==> flow/design.v <==
module register_async #(
  parameter integer WIDTH                 = 8
) (
  input  wire                             clk,
  input  wire                             reset,
  input  wire                             enable,
  input  wire        [ WIDTH -1 : 0 ]     in,
  output wire        [ WIDTH -1 : 0 ]     out
);
  reg [ WIDTH -1 : 0 ] out_reg;
  always @(posedge clk or posedge reset)
  begin
    if (reset)
      out_reg <= 'b0;
    else if (enable)
      out_reg <= in;
  end
  assign out = out_reg;
endmodule
module signed_adder #(
  parameter integer IN1_WIDTH             = 8,
  parameter integer IN2_WIDTH             = 8,
  parameter integer OUT_WIDTH             = 8
) (
  input  wire signed [ IN1_WIDTH  -1 : 0 ] a,
  input  wire signed [ IN2_WIDTH  -1 : 0 ] b,
  output wire signed [ OUT_WIDTH  -1 : 0 ] out
);
assign out = a + b;
endmodule
module accumulator #(
  parameter integer IN_WIDTH              = 8,
  parameter integer OUT_WIDTH             = 8
) (
  input  wire                             clk,
  input  wire                             reset,
  input  wire                             clear,
  input  wire signed [ IN_WIDTH  -1 : 0 ] in,
  output wire signed [ OUT_WIDTH -1 : 0 ] out
);
wire signed [OUT_WIDTH-1:0] next_out = clear ? in : in + out;
register_async #(
  .WIDTH        ( OUT_WIDTH   )
) acc_reg_inst (
  .clk          ( clk         ),
  .reset        ( reset       ),
  .enable       ( 1'b1        ),
  .in           ( next_out    ),
  .out          ( out         )
);
endmodule
module signed_spatial_mult #(
  parameter integer PRECISION                     = 8,                                    
  parameter integer L_PRECISION                   = 2,                                     
  parameter integer TOP_MODULE                    = 1,                                     
  parameter integer A_SIGN_EXTEND                 = 0,                                     
  parameter integer B_SIGN_EXTEND                 = 0,                                     
  parameter integer IN_WIDTH                      = (PRECISION/L_PRECISION) * PRECISION,   
  parameter integer A_WIDTH                       = IN_WIDTH,                              
  parameter integer B_WIDTH                       = IN_WIDTH,                              
  parameter integer OUT_WIDTH                     = PRECISION * 2 + A_SIGN_EXTEND + B_SIGN_EXTEND,                         
  parameter integer NUM_LEVELS                    = $clog2(PRECISION/L_PRECISION),         
  parameter integer MODE_WIDTH                    = 2 * NUM_LEVELS,                        
  parameter integer HALF_PRECISION                = PRECISION / 2                          
) (
  input                                           clk,
  input                                           reset,
  input  wire        [ 2              -1 : 0 ]    prev_level_mode,
  input  wire        [ MODE_WIDTH     -1 : 0 ]    mode,
  input  wire        [ A_WIDTH        -1 : 0 ]    a,
  input  wire        [ B_WIDTH        -1 : 0 ]    b,
  output wire        [ OUT_WIDTH      -1 : 0 ]    out
);
genvar ii, jj, kk;
generate
    wire [2-1:0] higher_level_mode;
    if (TOP_MODULE == 1)
      assign higher_level_mode = 2'b0;
    else
      assign higher_level_mode = prev_level_mode;
    localparam integer A_SIGNED_WIDTH = A_WIDTH + A_SIGN_EXTEND;
    localparam integer B_SIGNED_WIDTH = B_WIDTH + B_SIGN_EXTEND;
    wire signed [ A_SIGNED_WIDTH -1 : 0 ] a_signed;
    wire signed [ B_SIGNED_WIDTH -1 : 0 ] b_signed;
    wire signed [ OUT_WIDTH      -1 : 0 ] out_signed;
    wire a_mode, b_mode;
    assign {a_mode, b_mode} = prev_level_mode;
    assign a_signed = {a_mode && a[IN_WIDTH-1], a};
    assign b_signed = {b_mode && b[IN_WIDTH-1], b};
  if (PRECISION == L_PRECISION)
  begin: FULL_PRECISION  
    assign out_signed = a_signed * b_signed;
    assign out = out_signed;
  end
  else
  begin: LP_MULT_INST
    wire [1:0] curr_level_mode = mode[MODE_WIDTH-1:MODE_WIDTH-2];
    localparam integer LP_MULT_IN_W = IN_WIDTH / 4;
    wire [ LP_MULT_IN_W - 1 : 0 ] a_0;
    wire [ LP_MULT_IN_W - 1 : 0 ] a_1;
    wire [ LP_MULT_IN_W - 1 : 0 ] a_2;
    wire [ LP_MULT_IN_W - 1 : 0 ] a_3;
    wire [ LP_MULT_IN_W - 1 : 0 ] b_0;
    wire [ LP_MULT_IN_W - 1 : 0 ] b_1;
    wire [ LP_MULT_IN_W - 1 : 0 ] b_2;
    wire [ LP_MULT_IN_W - 1 : 0 ] b_3;
    localparam integer II_MAX = PRECISION/(L_PRECISION*2);
    localparam integer JJ_MAX = PRECISION/(L_PRECISION*2); 
    if (TOP_MODULE == 1)
    begin: B_TRANSPOSE
      for (ii=0; ii<II_MAX; ii=ii+1)
      begin: LOOP_II
        for (jj=0; jj<JJ_MAX; jj=jj+1)
        begin: LOOP_JJ
          for (kk=0; kk<L_PRECISION; kk=kk+1)
          begin: LOOP_KK
            assign b_0[kk+L_PRECISION*(jj+ii*JJ_MAX)] = b[kk+L_PRECISION*((ii + 0     )+(jj + 0     )*JJ_MAX*2)];
            assign b_1[kk+L_PRECISION*(jj+ii*JJ_MAX)] = b[kk+L_PRECISION*((ii + 0     )+(jj + II_MAX)*JJ_MAX*2)];
            assign b_2[kk+L_PRECISION*(jj+ii*JJ_MAX)] = b[kk+L_PRECISION*((ii + JJ_MAX)+(jj + 0     )*JJ_MAX*2)];
            assign b_3[kk+L_PRECISION*(jj+ii*JJ_MAX)] = b[kk+L_PRECISION*((ii + JJ_MAX)+(jj + II_MAX)*JJ_MAX*2)];
          end
        end
      end
    end else
    begin
      for (ii=0; ii<II_MAX; ii=ii+1)
      begin: LOOP_II
        for (jj=0; jj<JJ_MAX; jj=jj+1)
        begin: LOOP_JJ
          for (kk=0; kk<L_PRECISION; kk=kk+1)
          begin: LOOP_KK
            assign b_0[kk+L_PRECISION*(jj+ii*JJ_MAX)] = b[kk+L_PRECISION*((jj + 0     )+(ii + 0     )*JJ_MAX*2)];
            assign b_1[kk+L_PRECISION*(jj+ii*JJ_MAX)] = b[kk+L_PRECISION*((jj + JJ_MAX)+(ii + 0     )*JJ_MAX*2)];
            assign b_2[kk+L_PRECISION*(jj+ii*JJ_MAX)] = b[kk+L_PRECISION*((jj + 0     )+(ii + II_MAX)*JJ_MAX*2)];
            assign b_3[kk+L_PRECISION*(jj+ii*JJ_MAX)] = b[kk+L_PRECISION*((jj + JJ_MAX)+(ii + II_MAX)*JJ_MAX*2)];
          end
        end
      end
    end
    for (ii=0; ii<II_MAX; ii=ii+1)
    begin: LOOP_II
      for (jj=0; jj<JJ_MAX; jj=jj+1)
      begin: LOOP_JJ
        for (kk=0; kk<L_PRECISION; kk=kk+1)
        begin: LOOP_KK
          assign a_0[kk+L_PRECISION*(jj+ii*JJ_MAX)] = a[kk+L_PRECISION*((jj + 0     )+(ii + 0     )*JJ_MAX*2)];
          assign a_1[kk+L_PRECISION*(jj+ii*JJ_MAX)] = a[kk+L_PRECISION*((jj + JJ_MAX)+(ii + 0     )*JJ_MAX*2)];
          assign a_2[kk+L_PRECISION*(jj+ii*JJ_MAX)] = a[kk+L_PRECISION*((jj + 0     )+(ii + II_MAX)*JJ_MAX*2)];
          assign a_3[kk+L_PRECISION*(jj+ii*JJ_MAX)] = a[kk+L_PRECISION*((jj + JJ_MAX)+(ii + II_MAX)*JJ_MAX*2)];
        end
      end
    end
    wire signed [ PRECISION + 1             + 1             -1 : 0 ] pp_0;
    wire signed [ PRECISION + A_SIGN_EXTEND + 1             -1 : 0 ] pp_1;
    wire signed [ PRECISION + 1             + B_SIGN_EXTEND -1 : 0 ] pp_2;
    wire signed [ PRECISION + A_SIGN_EXTEND + B_SIGN_EXTEND -1 : 0 ] pp_3;
    wire [MODE_WIDTH-3:0] lower_level_mode;
    if (PRECISION == L_PRECISION*2)
    begin: LAST_LEVEL
      assign lower_level_mode = 'b0;
    end
    else
    begin: NEXT_LEVEL
      assign lower_level_mode = mode[MODE_WIDTH-3:0];
    end
    wire [2-1:0] m0_sign_mode;
    wire [2-1:0] m1_sign_mode;
    wire [2-1:0] m2_sign_mode;
    wire [2-1:0] m3_sign_mode;
    assign m0_sign_mode = curr_level_mode;
    assign m1_sign_mode = {higher_level_mode[1], curr_level_mode[0]};
    assign m2_sign_mode = {curr_level_mode[1], higher_level_mode[0]};
    assign m3_sign_mode = higher_level_mode;
    signed_spatial_mult #(HALF_PRECISION, L_PRECISION, 0, 1            , 1            ) m0 (clk, reset, m0_sign_mode, lower_level_mode, a_0, b_0, pp_0);
    signed_spatial_mult #(HALF_PRECISION, L_PRECISION, 0, A_SIGN_EXTEND, 1            ) m1 (clk, reset, m1_sign_mode, lower_level_mode, a_1, b_1, pp_1);
    signed_spatial_mult #(HALF_PRECISION, L_PRECISION, 0, 1            , B_SIGN_EXTEND) m2 (clk, reset, m2_sign_mode, lower_level_mode, a_2, b_2, pp_2);
    signed_spatial_mult #(HALF_PRECISION, L_PRECISION, 0, A_SIGN_EXTEND, B_SIGN_EXTEND) m3 (clk, reset, m3_sign_mode, lower_level_mode, a_3, b_3, pp_3);
    wire signed [OUT_WIDTH-1:0] spp_0;
    wire signed [OUT_WIDTH-1:0] spp_1;
    wire signed [OUT_WIDTH-1:0] spp_2;
    wire signed [OUT_WIDTH-1:0] spp_3;
    reg [1:0] s_0;
    reg [1:0] s_1;
    reg [1:0] s_2;
    reg [1:0] s_3;
    always @(*) begin
      case (curr_level_mode)
        0: begin
          s_0 = 2'd0;
          s_1 = 2'd1;
          s_2 = 2'd1;
          s_3 = 2'd2;
        end
        1: begin
          s_0 = 2'd0;
          s_1 = 2'd1;
          s_2 = 2'd0;
          s_3 = 2'd1;
        end
        2: begin
          s_0 = 2'd0;
          s_1 = 2'd0;
          s_2 = 2'd1;
          s_3 = 2'd1;
        end
        3: begin
          s_0 = 2'd0;
          s_1 = 2'd0;
          s_2 = 2'd0;
          s_3 = 2'd0;
        end
      endcase
    end
    assign spp_0 = pp_0 <<< (s_0 * HALF_PRECISION);
    assign spp_1 = pp_1 <<< (s_1 * HALF_PRECISION);
    assign spp_2 = pp_2 <<< (s_2 * HALF_PRECISION);
    assign spp_3 = pp_3 <<< (s_3 * HALF_PRECISION);
    assign out = spp_0 + spp_1 + spp_2 + spp_3;
  end  
  endgenerate
endmodule
module systolic_array #(
  parameter integer ARRAY_N               = 4,
  parameter integer ARRAY_M               = 2,
  parameter integer PMAX                  = 8,
  parameter integer PMIN                  = 2,
  parameter integer ACT_WIDTH             = ARRAY_N * PMAX * (PMAX/PMIN),
  parameter integer WGT_WIDTH             = ARRAY_M * ARRAY_N * PMAX * (PMAX/PMIN),
  parameter integer ACCUMULATOR_WIDTH     = 4 * PMAX,
  parameter integer OUT_WIDTH             = ARRAY_M * ACCUMULATOR_WIDTH,
  parameter integer MODE_WIDTH            = $clog2(PMAX/PMIN) * 2
) (
  input  wire                               clk,
  input  wire                               reset,
  input  wire                               out_valid,
  input  wire                               acc_clear,
  input  wire        [ ACT_WIDTH  -1 : 0 ]  activation_in,
  input  wire        [ WGT_WIDTH  -1 : 0 ]  weight_in,
  input  wire        [ MODE_WIDTH -1 : 0 ]  mode,
  output wire        [ OUT_WIDTH  -1 : 0 ]  activation_out,
  output wire                               activation_valid
);
  localparam integer MULT_IN_WIDTH = PMAX * PMAX / PMIN;
  localparam integer MULT_OUT_WIDTH = 2 * PMAX;
  localparam integer ADDER_OUT_WIDTH = 2 * PMAX + $clog2(ARRAY_N);
  localparam integer SYSTOLIC_OUT_WIDTH = ADDER_OUT_WIDTH * ARRAY_M;
  wire        [ OUT_WIDTH          -1 : 0 ]  accumulator_out;
  wire        [ SYSTOLIC_OUT_WIDTH -1 : 0 ]  systolic_out;
  wire        [ ARRAY_M            -1 : 0 ]  systolic_out_valid;
  wire        [ ARRAY_M            -1 : 0 ]  _systolic_out_valid;
  wire        [ ARRAY_M            -1 : 0 ]  systolic_acc_clear;
  wire        [ ARRAY_M            -1 : 0 ]  _systolic_acc_clear;
  genvar n, m;
  generate
  for (m=0; m<ARRAY_M; m=m+1)
  begin: LOOP_INPUT_FORWARD
    for (n=0; n<ARRAY_N; n=n+1)
    begin: LOOP_OUTPUT_FORWARD
      wire        [ MULT_IN_WIDTH   -1 : 0 ] a;          
      wire        [ MULT_IN_WIDTH   -1 : 0 ] b;          
      wire signed [ MULT_OUT_WIDTH  -1 : 0 ] mult_out;   
      wire signed [ ADDER_OUT_WIDTH -1 : 0 ] mac_out;    
      wire        [ ADDER_OUT_WIDTH -1 : 0 ] adder_out;  
      if (m == 0)
      begin
        assign a = activation_in[n*MULT_IN_WIDTH+:MULT_IN_WIDTH];
      end
      else
      begin
        wire  [ MULT_IN_WIDTH -1 : 0 ] fwd_a;
        assign fwd_a = LOOP_INPUT_FORWARD[m-1].LOOP_OUTPUT_FORWARD[n].a;
        register_async #(MULT_IN_WIDTH) fwd_a_reg (clk, reset, 1'b1, fwd_a, a);
      end
      assign b = weight_in[(n + m*ARRAY_N)*MULT_IN_WIDTH+:MULT_IN_WIDTH];
      signed_spatial_mult #(
       .PRECISION           ( PMAX              ),   
       .L_PRECISION         ( PMIN              ),   
       .TOP_MODULE          ( 1                 )    
      ) mult_inst (
        .clk                ( clk               ),   
        .reset              ( reset             ),   
        .prev_level_mode    ( 2'b0              ),   
        .mode               ( mode              ),   
        .a                  ( a                 ),   
        .b                  ( b                 ),   
        .out                ( mult_out          )    
      );
      if (n > 0)
      begin: ADD_MULT_OUT
        wire signed [ ADDER_OUT_WIDTH -1 : 0 ] prev_mac_out;
        assign prev_mac_out = LOOP_INPUT_FORWARD[m].LOOP_OUTPUT_FORWARD[n-1].adder_out;
        signed_adder #(
          .IN1_WIDTH        ( MULT_OUT_WIDTH    ),
          .IN2_WIDTH        ( ADDER_OUT_WIDTH   ),
          .OUT_WIDTH        ( ADDER_OUT_WIDTH   )
        ) adder_inst (
          .a                ( mult_out          ),
          .b                ( prev_mac_out      ),
          .out              ( mac_out           )
        );
      end
      else
      begin
        assign mac_out = mult_out;
      end
      wire enable;
      assign enable = 1'b1;
      register_async #(
        .WIDTH              ( ADDER_OUT_WIDTH   )
      ) reg_inst (
        .clk                ( clk               ),   
        .reset              ( reset             ),   
        .enable             ( enable            ),   
        .in                 ( mac_out           ),   
        .out                ( adder_out         )    
      );
      if (n == ARRAY_N - 1)
      begin
        assign systolic_out[m*ADDER_OUT_WIDTH+:ADDER_OUT_WIDTH] = adder_out;
      end
    end
  end
  endgenerate
  register_async #(1) out_valid_delay1 (clk, reset, 1'b1, out_valid, _systolic_out_valid[0]);
  register_async #(1) out_valid_delay2 (clk, reset, 1'b1, _systolic_out_valid[0], systolic_out_valid[0]);
  register_async #(1) acc_clear_delay1 (clk, reset, 1'b1, acc_clear, _systolic_acc_clear[0]);
  assign systolic_acc_clear[0] = _systolic_acc_clear[0];
  genvar i;
  generate
  for (i=1; i<ARRAY_M; i=i+1)
  begin: CLEAR_AND_VALID
    register_async #(1) out_valid_delay2 (clk, reset, 1'b1, systolic_out_valid[i-1], systolic_out_valid[i]);
    register_async #(1) acc_clear_delay1 (clk, reset, 1'b1, systolic_acc_clear[i-1], systolic_acc_clear[i]);
  end
  endgenerate
  assign activation_out = accumulator_out;
  assign activation_valid = |systolic_out_valid;  
  generate
  for (i=0; i<ARRAY_M; i=i+1)
  begin: ACCUMULATOR
    wire acc_clr;
    wire [ADDER_OUT_WIDTH-1:0] acc_in;
    wire [ACCUMULATOR_WIDTH-1:0] acc_out;
    wire acc_out_valid;
    assign acc_clr = systolic_acc_clear[i];
    assign acc_in = systolic_out[i * ADDER_OUT_WIDTH +: ADDER_OUT_WIDTH];
    assign accumulator_out[ACCUMULATOR_WIDTH*i+:ACCUMULATOR_WIDTH] = acc_out;
    assign acc_out_valid = systolic_out_valid[i];
    accumulator #(
      .IN_WIDTH           ( ADDER_OUT_WIDTH     ),
      .OUT_WIDTH          ( ACCUMULATOR_WIDTH   )
    ) acc_inst (
      .clk                ( clk                 ),
      .reset              ( reset               ),
      .clear              ( acc_clr             ),
      .in                 ( acc_in              ),
      .out                ( acc_out             )
    );
  end
  endgenerate
endmodule
Reports on systolic_array. What the tools print for systolic_array, step after step. Line numbers count from 1 in the design file above. Library cell names are shortened. The mark n/a stands for no value.

Top: systolic_array. Clock port: clk. Cell library: sky130hd. Library corner: tt_025C_1v80.

Word level. Yosys after proc, flatten, opt, wreduce and memory -nomap, before mapping. Enables and synchronous resets that opt folds into registers are not counted as muxes. Memory bits, and registers merged into a memory's read port (data or address), are not among the register bits. Print and check cells are not counted. Equal cells are merged and count once.

The figure for clocked read ports x word width is 0. Register bits: 335. Under output and inout bits stands 65. Bits in latches: 0. Bits of input ports: 392. Memory bits (read-only): 0. Under cells after elaboration stands 658. RAM bits: 0. Memories: 0.

The figure for $lt $le $gt $ge is 0. Mux-type cells: 10. The entry for equal/unequal tests reads 6. Under reductions and logical operators stands 207. The entry for shift-type cells reads 160. Divide/modulo/power cells: 0. Under add/sub/neg operators stands 128. For bitwise operators the number is 0. The entry for multiply operators reads 128.

Operators with widths (number): multiplier 3 x 3 -> 6 bit (72); adder 9 bit (48); adder 16 bit (24); <<< shifter 6 x 3 -> 10 bit (32); <<< shifter 5 x 3 -> 9 bit (32); <<< shifter 6 x 3 -> 9 bit (32); <<< shifter 9 x 4 -> 16 bit (16); adder 10 bit (24); multiplier 2 x 3 -> 5 bit (24); multiplier 3 x 2 -> 5 bit (24); logical AND 1 bit (192); adder 8 bit (24); <<< shifter 10 x 4 -> 16 bit (8); <<< shifter 5 x 3 -> 8 bit (16); <<< shifter 8 x 4 -> 16 bit (8); adder 18 x 32 -> 32 bit (2); multiplier 2 x 2 -> 4 bit (8); <<< shifter 4 x 3 -> 8 bit (8); <<< shifter 6 x 3 -> 8 bit (8); 2-to-1 mux 32 bit (2); adder 16 x 17 -> 18 bit (2); adder 16 x 18 -> 18 bit (2); adder 16 x 16 -> 17 bit (2); OR reduction 2 bit (11); case mux 2 bit (select 2 bit) (4); case mux 2 bit (select 3 bit) (2); equality test 2 bit with constant B (4); OR reduction 4 bit (2).

Not listed: further kinds 3, cells in them 6.

Depth. Longest topological path by Yosys (ltp), each cell counted once; first at word level (registers and memories cut), then after technology mapping (sequential cells cut; the memories' decode and read muxes count).

For depth after elaboration the number is 12. Under ABC_AREA stands 0. For gate-level depth with buffers the number is 44. The figure for gate-level depth less buffers is 42.

After synthesis. Source: synth_stat.txt of the flow (Yosys; design flattened, memories mapped). It holds for the ABC_AREA given above (unset counts as 0); a run with the other value may have another netlist.

Under mapped area stands 0.0822339 mm^2. For flip-flop cells the number is 335. The entry for buffers reads 237. The entry for sequential part of the area reads 0.008383 mm^2. Under cells in the netlist stands 9743.

Cells by type: fa_1 (number 1155, total area 2.31E+04 um^2); ha_1 (number 1047, total area 1.31E+04 um^2); dfrtp_1 (number 335, total area 8383.04 um^2); inv_1 (number 1892, total area 7.1E+03 um^2); xnor2_1 (number 629, total area 5.51E+03 um^2); nand2_1 (number 1062, total area 3.99E+03 um^2); a21oi_1 (number 686, total area 3.43E+03 um^2); nor2_1 (number 587, total area 2.2E+03 um^2); xor2_1 (number 207, total area 1.81E+03 um^2); o21ai_0 (number 275, total area 1376.32 um^2); and2_1 (number 205, total area 1282.48 um^2); a21o_1 (number 146, total area 1.1E+03 um^2); or2_2 (number 163, total area 1.02E+03 um^2); o21bai_1 (number 126, total area 945.907 um^2); mux2i_1 (number 93, total area 930.893 um^2); nand3_1 (number 181, total area 905.869 um^2); nand2b_1 (number 130, total area 813.28 um^2); clkbuf_1 (number 190, total area 713.184 um^2).

Not listed: further types 50, cells in them 634. By module: a second synthesis without flattening, with its own total; a netlist apart from the flattened one above.

For cells (unflattened synthesis) the number is 10762. Under area (unflattened synthesis) stands 0.0974309 mm^2.

Rows give one instance, submodules left out.

Modules: signed_spatial_mult (sequential area 0 mm^2, cells 30, times used 72, area 0.0002602 mm^2); signed_spatial_mult (sequential area 0 mm^2, cells 226, times used 8, area 0.0018418 mm^2); signed_spatial_mult (sequential area 0 mm^2, cells 141, times used 8, area 0.0011448 mm^2); signed_spatial_mult (sequential area 0 mm^2, cells 129, times used 8, area 0.0010523 mm^2); signed_spatial_mult (sequential area 0 mm^2, cells 129, times used 8, area 0.0010523 mm^2); register_async #(WIDTH=32) (sequential area 0.0008008 mm^2, cells 69, times used 6, area 0.0013488 mm^2); signed_spatial_mult (sequential area 0 mm^2, cells 107, times used 8, area 0.0008984 mm^2); register_async #(WIDTH=18) (sequential area 0.0004504 mm^2, cells 39, times used 8, area 0.0007257 mm^2); signed_adder (sequential area 0 mm^2, cells 129, times used 6, area 0.0009184 mm^2); accumulator (sequential area 0 mm^2, cells 298, times used 2, area 0.0020795 mm^2); signed_spatial_mult (sequential area 0 mm^2, cells 12, times used 24, area 0.0001326 mm^2); signed_spatial_mult (sequential area 0 mm^2, cells 12, times used 24, area 0.0001326 mm^2); signed_spatial_mult (sequential area 0 mm^2, cells 7, times used 8, area 0.0000763 mm^2); register_async #(WIDTH=1) (sequential area 0.000025 mm^2, cells 3, times used 5, area 0.0000438 mm^2); systolic_array (sequential area 0 mm^2, cells 3, times used 1, area 0.0000138 mm^2).

Worst setup path after synthesis. OpenSTA on the mapped netlist: ideal clock, no wires. The path of least setup slack (recovery checks aside). Input and output delay are each 20% of the period. Register names are those of the netlist, which keeps one name where synthesis merged equal registers.

Path kind: input -> register. From: input port mode[1]. To: register LOOP_INPUT_FORWARD[1].LOOP_OUTPUT_FORWARD[3].reg_inst.out_reg[17]. The figure for library setup time is 0.134 ns. Data required time: 10.866 ns. The figure for arrival is 11.672 ns. For slack the number is -0.806 ns. Under clock period stands 11.0 ns. The figure for buffers on the path is 4. Under input delay stands 2.200 ns. The figure for stages on the path is 42. The figure for time at the first pin is 2.200 ns. For path delay the number is 9.606 ns. For period reached after synthesis the number is 11.806 ns.

"path delay" is the arrival time less input delay plus setup time. "stages on the path" counts driving pins, that of a launching flip-flop among them; a cell with two outputs on the path counts twice. "period reached after synthesis" is the clock period less the worst setup slack; recovery checks do not enter. This is arithmetic on one report: input and output delays are still those of the set period (20% each). The rows between start and end are the longest chain of elaborated cells between them; the timing report does not say that the signal goes this way. Where chains are equally long, one stands for them. A line is the first line of the expression or statement that the cell stems from. Yosys adds cells for indexed reads and writes and turns some case tables into memories.

Cell sequence: clkbuf_1 > buf_1 > clkbuf_1 > clkbuf_1 > nand3_1 > inv_1 > fa_1 > ha_1 > ha_1 > fa_1 > xnor2_1 > xnor2_1 > nand2_1 > o21a_1 > fa_1 > inv_1 > fa_1 > inv_1 > [6 not listed] > xnor2_1 > inv_1 > nor2_1 > a21oi_1 > fa_1 > fa_1 > inv_1 > ha_1 > nand2_1 > o21ai_0 > or4_1 > and4_1 > or3_1 > ha_1 > and3_1 > o21ai_0 > a31o_2 > xnor3_1. The figure for cells in the longest elaborated chain is 12. Under elaborated cells on any way between the ends stands 66. For source lines of those cells the number is 9. Classes of those cells: add/sub (16); mul (8); eq/ne (3); shift (20); mux (4); reduce/logical (15).

Ends and longest elaborated chain, post-synthesis: start, declared (line 239) `input  wire        [ MODE_WIDTH -1 : 0 ]  mode,`; equality test 2 bit (line 187) `case (curr_level_mode)`; OR reduction 4 bit; 2-to-1 mux 2 bit (line 187); <<< shifter 6 x 3 -> 10 bit (line 214) `assign spp_0 = pp_0 <<< (s_0 * HALF_PRECISION);`; adder 10 bit (3 in a row) (line 218) `assign out = spp_0 + spp_1 + spp_2 + spp_3;`; <<< shifter 10 x 4 -> 16 bit (line 214); adder 16 bit (3 in a row) (line 218); adder 16 x 18 -> 18 bit (line 29) `assign out = a + b;`; end, assigned (line 14) `out_reg <= 'b0;`; end, assigned (line 16) `out_reg <= in;`; end, declared (line 10) `reg [ WIDTH -1 : 0 ] out_reg;`.

Path in the finished layout. From the final timing report of run 2: the path of least setup slack in the routed layout; clock arrival at registers is part of the times.

Path kind: input -> register. From: input port mode[1]. To: register LOOP_INPUT_FORWARD[0].LOOP_OUTPUT_FORWARD[2].reg_inst.out_reg[15]. The figure for buffers on the path is 9. The figure for arrival is 14.14 ns. For slack the number is 0.15 ns. Data required time: 14.29 ns. Under clock period stands 13.7 ns. The figure for library setup time is 0.08 ns. Under input delay stands 2.74 ns. The figure for stages on the path is 41. The figure for time at the first pin is 2.74 ns.

The rows between start and end are the longest chain of elaborated cells between them; the timing report does not say that the signal goes this way. Where chains are equally long, one stands for them.

Cell sequence: clkdlybuf4s50_1 > buf_4 > buf_16 > inv_1 > buf_2 > buf_16 > ha_1 > buf_4 > clkbuf_2 > buf_2 > clkbuf_8 > o21ai_0 > fa_1 > inv_1 > fa_1 > inv_1 > ha_1 > inv_1 > [5 not listed] > nor2_1 > fa_1 > inv_1 > fa_1 > inv_1 > ha_1 > inv_1 > o21bai_1 > a21oi_1 > o21ai_0 > or4_1 > nand2_1 > xnor2_1 > ha_1 > inv_1 > a2111oi_1 > a311oi_1 > xnor2_1. The figure for cells in the longest elaborated chain is 12. Under elaborated cells on any way between the ends stands 66. For source lines of those cells the number is 9. Classes of those cells: add/sub (16); mul (8); eq/ne (3); shift (20); mux (4); reduce/logical (15).

Ends and longest elaborated chain, after layout: start, declared (line 239) `input  wire        [ MODE_WIDTH -1 : 0 ]  mode,`; equality test 2 bit (line 187) `case (curr_level_mode)`; OR reduction 4 bit; 2-to-1 mux 2 bit (line 187); <<< shifter 6 x 3 -> 10 bit (line 214) `assign spp_0 = pp_0 <<< (s_0 * HALF_PRECISION);`; adder 10 bit (3 in a row) (line 218) `assign out = spp_0 + spp_1 + spp_2 + spp_3;`; <<< shifter 10 x 4 -> 16 bit (line 214); adder 16 bit (3 in a row) (line 218); adder 16 x 17 -> 18 bit (line 29) `assign out = a + b;`; end, assigned (line 14) `out_reg <= 'b0;`; end, assigned (line 16) `out_reg <= in;`; end, declared (line 10) `reg [ WIDTH -1 : 0 ] out_reg;`.

==> results <==
Design systolic_array on sky130hd. What follows are 4 stored runs of the flow, each under its own settings; their order means nothing. The constraints put input and output delay at 20% of the set period each and load the outputs with 0.01 pF. By "period reached" is meant the clock period of the run minus its worst setup slack. This is arithmetic on one report: input and output delays are still those of the set period (20% each). By "worst path time" is meant the share of the clock period that the worst setup path is allowed (20% is reserved at inputs, 20% at outputs), minus its slack. Clock arrival times at its registers enter into it.

Run 1 has these settings: ABC_AREA 0; CELL_PAD_IN_SITES_GLOBAL_PLACEMENT 0; CORE_ASPECT_RATIO 0.71; CORE_MARGIN 3; CORE_UTILIZATION 50; CTS_CLUSTER_DIAMETER 262; CTS_CLUSTER_SIZE 100; GPL_ROUTABILITY_DRIVEN 0; GPL_TIMING_DRIVEN 1; HOLD_SLACK_MARGIN 0.28; MAX_ROUTING_LAYER met4; PLACE_DENSITY 0.47; SLEW_MARGIN 35; TNS_END_PERCENT 40; period_ns 13.7; CAP_MARGIN 20. Outcome: did not finish, routing stopped with DRT-0255.

Run 2 has these settings: CELL_PAD_IN_SITES_GLOBAL_PLACEMENT 2; CORE_ASPECT_RATIO 1.78; CORE_MARGIN 3; CORE_UTILIZATION 50; CTS_CLUSTER_DIAMETER 164; CTS_CLUSTER_SIZE 100; GPL_ROUTABILITY_DRIVEN 0; GPL_TIMING_DRIVEN 0; MAX_ROUTING_LAYER met4; PLACE_DENSITY 0.47; SLEW_MARGIN 35; TNS_END_PERCENT 40; period_ns 13.7; CAP_MARGIN 20. For the post-synthesis cell area the run shows 0.0822339 mm^2. The measured die area is 0.169574 mm^2. The final design utilization is 57.0 %. The measured setup slack of the critical path is 0.149 ns. The measured setup total negative slack is 0.000 ns. The worst hold slack in the final report reads 0.383 ns. The period reached stands at 13.551 ns. The worst path time stands at 10.81 ns. Critical path kind: input -> register.

Run 3 has these settings: CORE_UTILIZATION 27; period_ns 10.9; CAP_MARGIN 20; CORE_MARGIN 2; SLEW_MARGIN 20. For the post-synthesis cell area the run shows 0.0822339 mm^2. The measured die area is 0.309003 mm^2. The final design utilization is 34.2 %. The measured setup slack of the critical path is 0.210 ns. The measured setup total negative slack is 0.000 ns. The worst hold slack in the final report reads 0.349 ns. The period reached stands at 10.690 ns. The worst path time stands at 8.51 ns. Critical path kind: input -> register.

Run 4 has these settings: CELL_PAD_IN_SITES_GLOBAL_PLACEMENT 3; CORE_ASPECT_RATIO 1.78; CORE_MARGIN 3; CORE_UTILIZATION 50; CTS_CLUSTER_DIAMETER 164; CTS_CLUSTER_SIZE 100; GPL_TIMING_DRIVEN 0; MAX_ROUTING_LAYER met4; PLACE_DENSITY 0.47; SLEW_MARGIN 35; TNS_END_PERCENT 30; period_ns 13.7; CAP_MARGIN 20. Outcome: did not finish, placement stopped with GPL-0301.
